==> flow/design.v <==
module Mux #(parameter N = 4)(
	input [N-1:0] A, B,
	input S,
	output [N-1:0] C
);
assign C = S? A: B;
endmodule 
module Adder #(parameter N = 4)(
    input [N-1:0] A,B,
    output [N-1:0] C
);
assign C = A+B;
endmodule
module Register #(parameter N = 10) (
	input clk, rst,
	input [N-1:0] D,
	input en,
	output logic [N-1:0] Q
);
always_ff @(posedge clk or posedge rst)
	if(rst) Q <= 10'h00;
	else if(en)
		Q <= D;
endmodule 
module Register_File(
    input  logic [3:0] A1, A2, A3,
    input  logic       clk,
    input  logic       rst,
    input  logic       WE3,
    input  logic [31:0] WD3,
    input  logic [31:0] R15,
    output logic [31:0] RD1, RD2
);
    logic [31:0] rf [14:0];   
    always_ff @(posedge clk) begin
        if (rst) begin
            for (int i = 0; i < 15; i++)
                rf[i] <= 32'h00000000;
        end else if (WE3) begin
            rf[A3] <= WD3;
        end
    end
    assign RD1 = (A1 == 4'b1111) ? R15 : rf[A1];
    assign RD2 = (A2 == 4'b1111) ? R15 : rf[A2];
endmodule
module Extender(
    input  logic [23:0] A,
    input  logic [1:0] ImmSrc,
    output logic [31:0] Out
);
 always_comb
    case(ImmSrc)
    2'b00: Out={24'b0,A[7:0]};
    2'b01: Out={20'b0,A[11:0]};
    2'b10: Out={{6{A[23]}},A[23:0],2'b00};
    default: Out=32'bx; 
    endcase
 endmodule
module ALU #(parameter N = 32)(
    input  logic [N-1:0] A,
    input  logic [N-1:0] B,
    input  logic [1:0]   ALUCtrl,
    output logic [N-1:0] Result,
    output logic [3:0]   Flags  
);
    logic [N:0] pre_Result;   
    logic [N:0] pre_Sub;      
    always_comb begin
        Result     = '0;
        pre_Result = '0;
        pre_Sub    = '0;
        Flags      = 4'b0000;
        case (ALUCtrl)
            2'b10: begin   
                Result = A & B;
            end
            2'b11: begin   
                Result = A | B;
            end
            2'b00: begin   
                pre_Result = {1'b0, A} + {1'b0, B};
                Result     = pre_Result[N-1:0];
                Flags[2]   = pre_Result[N];   
                Flags[3]   = (A[N-1] == B[N-1]) && (Result[N-1] != A[N-1]);  
            end
            2'b01: begin   
                pre_Sub    = {1'b0, A} - {1'b0, B};
                Result     = pre_Sub[N-1:0];
                Flags[2]   = pre_Sub[N];   
                Flags[3]   = (A[N-1] != B[N-1]) && (Result[N-1] != A[N-1]);  
            end
        endcase
        Flags[0] = (Result == 0);      
        Flags[1] = Result[N-1];        
    end
endmodule
module Condition_Check(
    input  logic [3:0] Flag,   
    input  logic [3:0] Cond,
    output logic       CondEx
);
logic V, C, N, Z;
assign {V, C, N, Z} = Flag;
always_comb begin
    case (Cond)
        4'b0000: CondEx = Z;                      
        4'b0001: CondEx = ~Z;                     
        4'b0010: CondEx = C;                      
        4'b0011: CondEx = ~C;                     
        4'b0100: CondEx = N;                      
        4'b0101: CondEx = ~N;                     
        4'b0110: CondEx = V;                      
        4'b0111: CondEx = ~V;                     
        4'b1000: CondEx = ~Z & C;                 
        4'b1001: CondEx = Z | ~C;                 
        4'b1010: CondEx = ~(N ^ V);               
        4'b1011: CondEx = N ^ V;                  
        4'b1100: CondEx = ~Z & ~(N ^ V);          
        4'b1101: CondEx = Z | (N ^ V);            
        4'b1110: CondEx = 1'b1;                   
        default: CondEx = 1'b0;                   
    endcase
end
endmodule
module Decoder (
	input logic [1:0] Op,
	input logic[5:0] Funct,
	input logic[3:0] Rd,
	output logic [1:0] FlagW,
	output logic PCS, RegW, MemW, MemtoReg, ALUSrc, 
	output logic [1:0] ImmSrc, RegSrc, ALUControl,
	output logic NoWrite
);
	logic Branch, ALUOP;
	PC_Logic pc_logic_inst(
		.Rd(Rd),
		.Branch(Branch), 
		.RegW(RegW),
		.PCS(PCS)
	);
	Main_Decoder main_decoder_inst(
		.Op(Op),
		.Funct(Funct),
		.Branch(Branch), 
		.RegW(RegW), 
		.MemW(MemW), 
		.MemtoReg(MemtoReg), 
		.ALUSrc(ALUSrc), 
		.ImmSrc(ImmSrc), 
		.RegSrc(RegSrc),
		.ALUOP(ALUOP)
	);
	ALU_Decoder alu_decoder_inst (
		.ALUOP(ALUOP),
		.Funct(Funct[4:0]),
		.ALUControl(ALUControl), 
		.FlagW(FlagW),
		.NoWrite(NoWrite)
	);
endmodule 
module PC_Logic (
	input logic [3:0] Rd,
	input logic Branch, RegW,
	output logic PCS
);
	assign PCS = ((Rd == 4'd15) & RegW) | Branch;
endmodule 
module Main_Decoder (
	input logic [1:0] Op,
	input logic [5:0] Funct,
	output logic Branch, RegW, MemW, MemtoReg, ALUSrc, 
	output logic [1:0] ImmSrc, RegSrc,
	output logic ALUOP
);
    always_comb begin
	     Branch = 0;
        RegW = 0;
        MemW = 0;
        MemtoReg = 0;
        ALUSrc = 0;
        ImmSrc = 2'b00;
        RegSrc = 2'b00;
        ALUOP = 0;
        case (Op)
            2'b00: begin
					 Branch = 0;
					 MemtoReg = 0;
					 MemW = 0;
					 RegW = 1;
					 ALUOP = 1;
                if (Funct[5] == 1'b0) begin
                    ALUSrc = 0;
                    RegSrc = 2'b00;
                end else begin
                    ALUSrc = 1;
                    ImmSrc = 2'b00;
                    RegSrc = 2'b00;  
                end
            end
            2'b01: begin
					 Branch = 0;
					 ALUSrc = 1;
					 ImmSrc = 2'b01;
					 ALUOP = 0;
                if (Funct[0] == 1'b0) begin
                    MemW  = 1;
                    RegW  = 0;
                    RegSrc = 2'b10;
                end else begin
						  MemtoReg = 1;
						  MemW = 0;
						  RegW = 1;
						  RegSrc = 2'b00;
                end
            end
            2'b10: begin
					 Branch = 1;
					 MemtoReg = 0;
					 MemW = 0;
					 ALUSrc = 1;
					 ImmSrc = 2'b10;
					 RegW = 0;
					 RegSrc = 2'b01;
					 ALUOP = 0;
            end
        endcase
    end
endmodule
module ALU_Decoder (
	input logic ALUOP,
	input logic [4:0] Funct,
	output logic [1:0] ALUControl, FlagW,
	output logic NoWrite
);
	always_comb begin
		 case (ALUOP)
			  1'b0: begin
					ALUControl = 2'b00;
					FlagW      = 2'b00;
					NoWrite    = 1'b0;
			  end
			  1'b1: begin
					case (Funct[4:1])
						 4'b0100: begin
							  ALUControl = 2'b00;
							  FlagW      = Funct[0] ? 2'b11 : 2'b00;
							  NoWrite    = 1'b0;
						 end
						 4'b0010: begin
							  ALUControl = 2'b01;
							  FlagW      = Funct[0] ? 2'b11 : 2'b00;
							  NoWrite    = 1'b0;
						 end
						 4'b0000: begin
							  ALUControl = 2'b10;
							  FlagW      = Funct[0] ? 2'b10 : 2'b00;
							  NoWrite    = 1'b0;
						 end
						 4'b1100: begin
							  ALUControl = 2'b11;
							  FlagW      = Funct[0] ? 2'b10 : 2'b00;
							  NoWrite    = 1'b0;
						 end
						 4'b1010: begin 
							  ALUControl = 2'b01;
							  FlagW = 2'b11;
							  NoWrite = 1'b1;
						 end
						 default: begin
							  ALUControl = 2'b00;
							  FlagW      = 2'b00;
							  NoWrite    = 1'b0;
						 end
					endcase
			  end
		 endcase
	end
endmodule 
module Control_Unit(
    input  logic [3:0] Cond,
    input  logic [1:0] Op,
    input  logic [5:0] Funct,
    input  logic [3:0] Rd,
    input  logic [3:0] Flags,
    input  logic       clk,
    input  logic       rst,
    output logic       PCSrc,
    output logic       MemtoReg,
    output logic       MemWrite,
    output logic [1:0] ALUControl,
    output logic       ALUSrc,
    output logic [1:0] ImmSrc,
    output logic       RegWrite,
    output logic [1:0] RegSrc
);
    logic       RegW;
    logic       MemW;
    logic       ALUOP;
    logic       Branch;
    logic       PCS;
    logic       CondEx;
    logic [1:0] FlagW;
    logic [3:0] ALUfLags;
	 logic NoWrite;
	Decoder decoder_inst (
		.Op(Op),
		.Funct(Funct),
		.Rd(Rd),
		.FlagW(FlagW),
		.PCS(PCS), 
		.RegW(RegW), 
		.MemW(MemW), 
		.MemtoReg(MemtoReg), 
		.ALUSrc(ALUSrc), 
		.ImmSrc(ImmSrc), 
		.RegSrc(RegSrc), 
		.ALUControl(ALUControl),
		.NoWrite(NoWrite)
	);
    Register #(2) Register_Flag1(
        .clk(clk), 
        .rst(rst),
        .D(Flags[3:2]),
        .en(FlagW[1] & CondEx),
        .Q(ALUfLags[3:2])
    );
    Register #(2) Register_Flag2(
        .clk(clk), 
        .rst(rst),
        .D(Flags[1:0]),
        .en(FlagW[0] & CondEx),
        .Q(ALUfLags[1:0])
    );
    Condition_Check inst_Condition_Check(
        .Flag(ALUfLags), 
        .Cond(Cond), 
        .CondEx(CondEx)
    );
    assign PCSrc     = PCS & CondEx & ~NoWrite;
    assign RegWrite  = RegW & CondEx;
    assign MemWrite  = MemW & CondEx;
endmodule
module CPU (
	input logic clk, rst,
	input logic [31:0] Instr,
	input logic [31:0] ReadData,
	output logic [31:0] WriteData,
	output logic MemWrite,
	output logic [31:0] PC,
	output logic [31:0] ALUResult,
	output logic [31:0] Result
);
	logic [3:0] RA1, RA2;
	logic [31:0] SrcA, SrcB;
	logic [31:0] next_PC, PCPlus4, PCPlus8;
	logic [31:0] ExtImm;
	logic PCSrc;
	logic MemtoReg;
	logic [1:0] ALUControl;
	logic ALUSrc;
	logic [1:0] ImmSrc;
	logic RegWrite;
	logic [1:0] RegSrc;
	logic [3:0] AluFlags;
	logic started;
	logic load_PC;
	always_ff @(posedge clk or posedge rst) begin
		if (rst)
			started <= 0;
		else
			started <= 1;
	end
	assign load_PC = started;
	Mux #(.N(32)) next_PC_inst (
		.A(Result),
		.B(PCPlus4),
		.S(PCSrc),
		.C(next_PC)
	);
	Register #(.N(32)) PC_Register (
		.clk(clk), 
		.rst(rst),
		.D(next_PC),
		.en(load_PC),
		.Q(PC)
	);
	Mux #(.N(4)) RA1_inst (
		.A(4'd15),
		.B(Instr[19:16]),
		.S(RegSrc[0]),
		.C(RA1)
	);
	Mux #(.N(4)) RA2_inst (
		.A(Instr[15:12]),
		.B(Instr[3:0]),
		.S(RegSrc[1]),
		.C(RA2)
	);
	Adder #(.N(32)) PCPlus4_inst (
		.A(PC),
		.B(32'd4),
		.C(PCPlus4)
	);
	Adder #(.N(32)) PCPlus8_inst (
		.A(32'd8),
		.B(PC),
		.C(PCPlus8)
	);
	Register_File Reg_file_inst (
		.A1(RA1),
		.A2(RA2),
		.A3(Instr[15:12]),
		.clk(clk),
		.rst(rst),
		.WE3(RegWrite),
		.R15(PCPlus8),
		.RD1(SrcA),
		.RD2(WriteData),
		.WD3(Result)
	);
	Extender Extender_ins (
		.A(Instr[23:0]),
		.ImmSrc(ImmSrc),
		.Out(ExtImm)
	);
	Mux #(.N(32)) ALUSrc_inst (
		.A(ExtImm),
		.B(WriteData),
		.S(ALUSrc),
		.C(SrcB)
	);
	ALU #(.N(32)) ALU_inst (
		.A(SrcA),
		.B(SrcB),
		.ALUCtrl(ALUControl),
		.Result(ALUResult),
		.Flags(AluFlags)
	);
	Mux #(.N(32)) MemToReg_inst (
		.A(ReadData),
		.B(ALUResult),
		.S(MemtoReg),
		.C(Result)
	);
	Control_Unit CU_Inst (
		.clk(clk),
		.rst(rst),
		.Cond(Instr[31:28]),
		.Op(Instr[27:26]),
		.Funct(Instr[25:20]),
		.Rd(Instr[15:12]),
		.Flags(AluFlags),
		.PCSrc(PCSrc),
		.MemtoReg(MemtoReg),
		.MemWrite(MemWrite),
		.ALUControl(ALUControl),
		.ALUSrc(ALUSrc),
		.ImmSrc(ImmSrc),
		.RegWrite(RegWrite),
		.RegSrc(RegSrc)
	);
endmodule
==> reports on CPU <==
**Reports on CPU**

Module CPU before and after one edit of its RTL, step after step.
"unedited" refers to lines of the RTL above, "edited" to lines of the edited file.
"change": "edited" minus "unedited" as printed here.
Operators: Yosys type, input widths -> output width; for muxes data width and select width s.
Library cell names are shortened.
A cell with -- has no value.

- Design top: CPU
- Clock input: clk
- Cell library: sky130hd
- Timing corner: tt_025C_1v80

**Diff**

Unified diff, file above to edited file.
This change comes from a script, not from a designer. The edited design behaves differently; no optimisation was intended.

```diff
@@ -419,9 +419,5 @@
 		.WD3(Result)
 	);
-	Extender Extender_ins (
-		.A(Instr[23:0]),
-		.ImmSrc(ImmSrc),
-		.Out(ExtImm)
-	);
+	assign ExtImm = 0;
 	Mux #(.N(32)) ALUSrc_inst (
 		.A(ExtImm),
```

**Word-level counts**

Yosys after proc, flatten, opt, wreduce and memory -nomap, before mapping. Memory bits, and registers merged into a memory's read port (data or address), are not among the register bits. Print and check cells are not counted. Equal cells are merged and count once.
Yosys's memory passes give these memory sizes; they may raise the number of words (mostly to a power of two), join words into wider ones and drop unused or constant bits.

Storage and ports:

| element | unedited | edited | change |
|---|---|---|---|
| register bits after elaboration | 37 | 37 | 0 |
| memory bits (writable) | 512 | 512 | 0 |
| memories | 1 | 1 | 0 |
| bits of input ports | 66 | 66 | 0 |
| output and inout port bits | 129 | 129 | 0 |
| elaborated cells | 115 | 110 | -5 |

Cells by class:

| element | unedited | edited | change |
|---|---|---|---|
| add/sub/neg operators | 4 | 4 | 0 |
| equal/unequal tests | 32 | 30 | -2 |
| multiplexer cells | 39 | 37 | -2 |
| bitwise logic cells | 22 | 22 | 0 |
| reductions and logical operators | 13 | 12 | -1 |

Operators with widths:

| kind | unedited | edited | change |
|---|---|---|---|
| $eq 2x2->1 const B | 4 | 3 | -1 |
| $pmux 2 s2 | 4 | 3 | -1 |
| $eq 2x1->1 const B | 3 | 2 | -1 |
| $logic_not 2->1 | 3 | 2 | -1 |
| $pmux 32 s3 | 1 | 0 | -1 |
| $eq 4x4->1 const B | 12 | 12 | 0 |
| $mux 1 | 11 | 11 | 0 |
| $and 1x1->1 | 9 | 9 | 0 |
| $mux 32 | 7 | 7 | 0 |
| $not 1->1 | 7 | 7 | 0 |
| $eq 4x3->1 const B | 5 | 5 | 0 |
| $reduce_or 2->1 | 5 | 5 | 0 |
| $mux 4 | 4 | 4 | 0 |
| $eq 4x2->1 const B | 3 | 3 | 0 |
| $mux 2 | 3 | 3 | 0 |
| $ne 1x1->1 | 3 | 3 | 0 |
| $or 1x1->1 | 3 | 3 | 0 |
| $pmux 1 s2 | 3 | 3 | 0 |
| $logic_and 1x1->1 | 2 | 2 | 0 |
| $logic_not 4->1 | 2 | 2 | 0 |
| $pmux 1 s3 | 2 | 2 | 0 |
| $pmux 2 s3 | 2 | 2 | 0 |
| $add 32x3->32 const B | 1 | 1 | 0 |
| $add 32x32->33 | 1 | 1 | 0 |
| $add 4x32->32 const A | 1 | 1 | 0 |
| $and 32x32->32 | 1 | 1 | 0 |
| $eq 1x1->1 | 1 | 1 | 0 |
| $eq 4x1->1 const B | 1 | 1 | 0 |

The list need not be complete.

**Longest topological paths**

Yosys ltp: most cells in a row. Word level: on the elaborated netlist, between registers, memories and ports. Mapped: between sequential cells and ports; inverters and the memories' decode and read muxes count.

Depth:

| element | unedited | edited | change |
|---|---|---|---|
| depth in word-level cells | 11 | 11 | 0 |
| ABC_AREA | 0 | 0 | -- |
| mapped depth | 30 | 30 | 0 |
| gate-level depth less buffers | 24 | 26 | +2 |

**Mapped cells and area**

Yosys stat after the flow's synthesis: flattened, memories mapped to cells. It holds for the ABC_AREA given above (unset counts as 0); a run with the other value may have another netlist.

Mapped netlist:

| element | unedited | edited | change |
|---|---|---|---|
| standard cells after synthesis | 3558 | 3561 | +3 |
| chip area (Yosys) (mm²) | 0.034682 | 0.034189 | -0.000493 |
| area of sequential cells (mm²) | 0.0153998 | 0.0153998 | 0.0000000 |
| flip-flops | 519 | 519 | 0 |
| buffer cells | 298 | 284 | -14 |

Cell types:

| cell type | unedited | edited | change |
|---|---|---|---|
| o21ai_0 | 196 | 254 | +58 |
| buf_2 | 53 | 21 | -32 |
| buf_1 | 13 | 30 | +17 |
| nand2_1 | 351 | 366 | +15 |
| inv_1 | 171 | 157 | -14 |
| nor2_1 | 681 | 694 | +13 |
| o21ai_1 | 4 | 17 | +13 |
| o21a_1 | 26 | 14 | -12 |
| a221o_1 | 16 | 4 | -12 |
| clkbuf_1 | 221 | 232 | +11 |
| mux2_2 | 62 | 73 | +11 |
| a31o_2 | 12 | 1 | -11 |
| nand4_1 | 12 | 23 | +11 |
| or3_1 | 8 | 19 | +11 |
| a21oi_1 | 137 | 147 | +10 |
| o221ai_1 | 15 | 5 | -10 |
| mux4_2 | 117 | 126 | +9 |
| mux2i_1 | 110 | 102 | -8 |

The list need not be complete.
By module: a second synthesis without flattening, with its own total; a netlist apart from the flattened one above.

Second synthesis, totals:

| element | unedited | edited | change |
|---|---|---|---|
| cells (unflattened synthesis) | 3388 | 3311 | -77 |
| area total of the unflattened synthesis (mm²) | 0.0388948 | 0.038547 | -0.0003478 |

Rows give one instance, submodules left out.

Modules, unedited:

| module | instances | cells | area (mm²) | sequential area (mm²) |
|---|---|---|---|---|
| Register_File | 1 | 1770 | 0.0260074 | 0.0144138 |
| ALU #(N=32) | 1 | 812 | 0.0053414 | 0 |
| Adder #(N=32) | 2 | 248 | 0.0017392 | 0 |
| Mux #(N=32) | 3 | 36 | 0.0005443 | 0 |
| Register #(N=32) | 1 | 69 | 0.0013488 | 0.0008008 |
| Extender | 1 | 45 | 0.0003115 | 0 |
| Condition_Check | 1 | 28 | 0.0001939 | 0 |
| Register #(N=2) | 2 | 5 | 0.0000763 | 0.00005 |
| ALU_Decoder | 1 | 16 | 0.0001289 | 0 |
| Main_Decoder | 1 | 15 | 0.0001189 | 0 |
| Mux #(N=4) | 2 | 4 | 0.000045 | 0 |
| Control_Unit | 1 | 5 | 0.0000388 | 0 |
| CPU | 1 | 4 | 0.0000363 | 0.000025 |
| PC_Logic | 1 | 2 | 0.000015 | 0 |
| Decoder | 1 | 0 | 0 | 0 |

Modules, edited:

| module | instances | cells | area (mm²) | sequential area (mm²) |
|---|---|---|---|---|
| Register_File | 1 | 1770 | 0.0260087 | 0.0144138 |
| ALU #(N=32) | 1 | 812 | 0.0053414 | 0 |
| Adder #(N=32) | 2 | 232 | 0.0017204 | 0 |
| Mux #(N=32) | 3 | 36 | 0.0005443 | 0 |
| Register #(N=32) | 1 | 69 | 0.0013488 | 0.0008008 |
| Condition_Check | 1 | 28 | 0.0001939 | 0 |
| Register #(N=2) | 2 | 5 | 0.0000763 | 0.00005 |
| ALU_Decoder | 1 | 16 | 0.0001289 | 0 |
| Main_Decoder | 1 | 15 | 0.0001189 | 0 |
| Mux #(N=4) | 2 | 4 | 0.000045 | 0 |
| Control_Unit | 1 | 5 | 0.0000388 | 0 |
| CPU | 1 | 4 | 0.0000363 | 0.000025 |
| PC_Logic | 1 | 2 | 0.000015 | 0 |
| Decoder | 1 | 0 | 0 | 0 |

**Worst setup path after synthesis**

Source: OpenSTA report_checks on the synthesized netlist (no wires, ideal clock, input and output delay 20% of the period each), path of least setup slack; recovery checks are left aside. Register names are those of the netlist, which keeps one name where synthesis merged equal registers.

Path post-synthesis:

| element | unedited | edited | change |
|---|---|---|---|
| path type | input port to output port | input port to output port | -- |
| from | input Instr[27] | input Instr[27] | -- |
| to | output Result[26] | output Result[30] | -- |
| period (ns) | 20.0 | 20.0 | 0.0 |
| input delay (ns) | 4.000 | 4.000 | 0.000 |
| external output delay (ns) | 4.000 | 4.000 | 0.000 |
| time at the first pin (ns) | 4.000 | 4.000 | 0.000 |
| arrival time (ns) | 9.370 | 9.835 | +0.465 |
| required time (ns) | 16.000 | 16.000 | 0.000 |
| path slack (ns) | 6.630 | 6.165 | -0.465 |
| path delay (ns) | 5.370 | 5.835 | +0.465 |
| driving pins on the path | 24 | 27 | +3 |
| path buffers | 2 | 6 | +4 |
| synthesis period reached (ns) | 13.37 | 13.835 | +0.465 |

"path delay" = arrival - input delay + setup time.
At an output port there is no setup time.
"driving pins on the path": output pins that drive a net of the path, with the launching flip-flop's if there is one; two outputs of one cell count as two.
"synthesis period reached" is the clock period less the worst setup slack; recovery checks do not enter. This is arithmetic on one report: input and output delays are still those of the set period (20% each).
The rows between start and end are the longest chain of elaborated cells between them; the timing report does not say that the signal goes this way. Where chains are equally long, one stands for them.
A line is the first line of the expression or statement that the cell stems from. Yosys adds cells for indexed reads and writes and turns some case tables into memories.
A memory read counts as a cell of the chain, while the word-level depth stops at memories.

On the way, post-synthesis, unedited:
- Cells stage by stage: inv_1 ha_1 nand2b_1 buf_4 mux2i_2 mux4_2 mux4_2 a21oi_1 nor2_1 a31o_2 ha_1 fa_1 o21bai_1 and3b_1 nor3_1 a2111o_1 a31oi_4 a21boi_0 xnor2_1 a21oi_1 o21ai_2 mux2i_2 buf_2 inv_1
- Cells in the longest elaborated chain: 9
- Elaborated cells between the ends (all ways): 33
- Source lines of those cells: 12
- Classes of those cells: 2 x add/sub; 9 x eq/ne; 14 x mux; 3 x logic; 4 x reduce/logical; 1 x memory

Ends and longest elaborated chain, post-synthesis, unedited:

| element | line | source |
|---|---|---|
| from (decl) | 345 | `input logic [31:0] Instr,` |
| $eq 2x2->1 | 184 | `case (Op)` |
| $pmux 2 s2 | 184 |  |
| $mux 4 | 6 | `assign C = S? A: B;` |
| $mem_v2 16x32 | 34 | `logic [31:0] rf [14:0];` |
| $mux 32 | 44 | `assign RD2 = (A2 == 4'b1111) ? R15 : rf[A2];` |
| $mux 32 | 6 |  |
| $sub 32x32->33 | 87 | `pre_Sub    = {1'b0, A} - {1'b0, B};` |
| $pmux 32 s4 | 73 | `case (ALUCtrl)` |
| $mux 32 | 6 |  |
| to (decl) | 351 | `output logic [31:0] Result` |

Nets of the timed path that keep an RTL name, with a line that drives or declares them; the list need not be complete.

Nets with RTL names, path post-synthesis, unedited:

| net | line |
|---|---|
| ALUResult[26] | 73 |

On the way, post-synthesis, edited:
- Cells stage by stage: inv_1 ha_1 nand2_1 mux2_2 clkbuf_1 buf_2 buf_2 buf_2 mux2i_1 o21ai_0 mux4_2 nor2_1 inv_1 o21ai_0 ha_1 clkbuf_1 and3_1 a211oi_2 o22ai_1 a211oi_2 o31ai_1 a311oi_1 mux2i_1 a31oi_1 mux2i_1 buf_2 inv_1
- Cells in the longest elaborated chain: 9
- Elaborated cells between the ends (all ways): 28
- Source lines of those cells: 11
- Classes of those cells: 2 x add/sub; 7 x eq/ne; 12 x mux; 3 x logic; 3 x reduce/logical; 1 x memory

Ends and longest elaborated chain, post-synthesis, edited:

| element | line | source |
|---|---|---|
| from (decl) | 345 | `input logic [31:0] Instr,` |
| $eq 2x2->1 | 184 | `case (Op)` |
| $pmux 2 s2 | 184 |  |
| $mux 4 | 6 | `assign C = S? A: B;` |
| $mem_v2 16x32 | 34 | `logic [31:0] rf [14:0];` |
| $mux 32 | 44 | `assign RD2 = (A2 == 4'b1111) ? R15 : rf[A2];` |
| $mux 32 | 6 |  |
| $sub 32x32->33 | 87 | `pre_Sub    = {1'b0, A} - {1'b0, B};` |
| $pmux 32 s4 | 73 | `case (ALUCtrl)` |
| $mux 32 | 6 |  |
| to (decl) | 351 | `output logic [31:0] Result` |

Nets with RTL names, path post-synthesis, edited:

| net | line |
|---|---|
| WriteData[3] | 44 |
| ALUResult[30] | 73 |

**Timing after layout**

From the final timing report of the runs of pair 1: the path of least setup slack in the routed layout; clock arrival at registers is part of the times.

Path after layout:

| element | unedited | edited | change |
|---|---|---|---|
| path type | input port to output port | input port to output port | -- |
| from | input Instr[27] | input Instr[27] | -- |
| to | output Result[31] | output Result[30] | -- |
| period (ns) | 20.0 | 20.0 | 0.0 |
| input delay (ns) | 4.00 | 4.00 | 0.00 |
| external output delay (ns) | 4.00 | 4.00 | 0.00 |
| time at the first pin (ns) | 4.00 | 4.00 | 0.00 |
| arrival time (ns) | 13.10 | 13.19 | +0.09 |
| required time (ns) | 16.00 | 16.00 | 0.00 |
| path slack (ns) | 2.90 | 2.81 | -0.09 |
| driving pins on the path | 24 | 22 | -2 |
| path buffers | 4 | 3 | -1 |

The rows between start and end are the longest chain of elaborated cells between them; the timing report does not say that the signal goes this way. Where chains are equally long, one stands for them.
A memory read counts as a cell of the chain, while the word-level depth stops at memories.

On the way, after layout, unedited:
- Cells stage by stage: clkdlybuf4s50_1 inv_1 ha_1 nand2b_1 mux2_8 buf_4 mux4_2 mux4_2 nor2_1 nor2_1 a31o_2 ha_1 nand4b_1 nor4_1 o211ai_1 a21oi_2 a21oi_1 nor2_1 mux2i_1 a31oi_4 mux2i_4 buf_4 inv_2 clkdlybuf4s50_1
- Cells in the longest elaborated chain: 9
- Elaborated cells between the ends (all ways): 33
- Source lines of those cells: 12
- Classes of those cells: 2 x add/sub; 9 x eq/ne; 14 x mux; 3 x logic; 4 x reduce/logical; 1 x memory

Ends and longest elaborated chain, after layout, unedited:

| element | line | source |
|---|---|---|
| from (decl) | 345 | `input logic [31:0] Instr,` |
| $eq 2x2->1 | 184 | `case (Op)` |
| $pmux 2 s2 | 184 |  |
| $mux 4 | 6 | `assign C = S? A: B;` |
| $mem_v2 16x32 | 34 | `logic [31:0] rf [14:0];` |
| $mux 32 | 44 | `assign RD2 = (A2 == 4'b1111) ? R15 : rf[A2];` |
| $mux 32 | 6 |  |
| $sub 32x32->33 | 87 | `pre_Sub    = {1'b0, A} - {1'b0, B};` |
| $pmux 32 s4 | 73 | `case (ALUCtrl)` |
| $mux 32 | 6 |  |
| to (decl) | 351 | `output logic [31:0] Result` |

On the way, after layout, edited:
- Cells stage by stage: clkdlybuf4s50_1 inv_1 ha_1 nand2_1 mux2_8 buf_4 mux4_2 mux4_2 nor2_1 inv_1 o21ai_0 ha_1 a221oi_1 or3b_2 nor4_1 o21ai_1 o22ai_1 mux2i_1 a31oi_1 mux2i_2 inv_1 clkdlybuf4s50_1
- Cells in the longest elaborated chain: 9
- Elaborated cells between the ends (all ways): 28
- Source lines of those cells: 11
- Classes of those cells: 2 x add/sub; 7 x eq/ne; 12 x mux; 3 x logic; 3 x reduce/logical; 1 x memory

Ends and longest elaborated chain, after layout, edited:

| element | line | source |
|---|---|---|
| from (decl) | 345 | `input logic [31:0] Instr,` |
| $eq 2x2->1 | 184 | `case (Op)` |
| $pmux 2 s2 | 184 |  |
| $mux 4 | 6 | `assign C = S? A: B;` |
| $mem_v2 16x32 | 34 | `logic [31:0] rf [14:0];` |
| $mux 32 | 44 | `assign RD2 = (A2 == 4'b1111) ? R15 : rf[A2];` |
| $mux 32 | 6 |  |
| $sub 32x32->33 | 87 | `pre_Sub    = {1'b0, A} - {1'b0, B};` |
| $pmux 32 s4 | 73 | `case (ALUCtrl)` |
| $mux 32 | 6 |  |
| to (decl) | 351 | `output logic [31:0] Result` |

**Flow runs**

Runs of the flow (Yosys, OpenROAD) on both versions; the two runs of a pair have the same settings. The constraints put input and output delay at 20% of the set period each and load the outputs with 0.01 pF.

Flow settings, pair 1:
- CORE_UTILIZATION: 40
- period_ns: 20.0
- CAP_MARGIN: 20
- CORE_MARGIN: 2
- SLEW_MARGIN: 20

Final reports, pair 1:

| element | unedited | edited | change |
|---|---|---|---|
| synthesized cell area (mm²) | 0.034682 | 0.034189 | -0.000493 |
| area inside the die boundary (mm²) | 0.0890754 | 0.0878263 | -0.0012491 |
| standard-cell area after routing (mm²) | 0.0394078 | 0.0391 | -0.0003078 |
| final design utilization (%) | 46.1 | 46.1 | 0.0 |
| lowest setup slack (ns) | 2.897 | 2.810 | -0.087 |
| total negative setup slack (ns) | 0.000 | 0.000 | 0.000 |
| total power of the final layout (µW) | 4099 | 3809 | -290 |
| reached clock period (ns) | 17.103 | 17.190 | +0.087 |

"reached clock period" is the run's clock period less its worst setup slack. It is reckoned from that one timing run; input and output delays stay at 20% of the period that was set.
By "total power of the final layout" is meant OpenSTA's value without simulated activity: inputs other than the clock are taken to toggle once in ten clock periods, and the tool carries that through the logic.
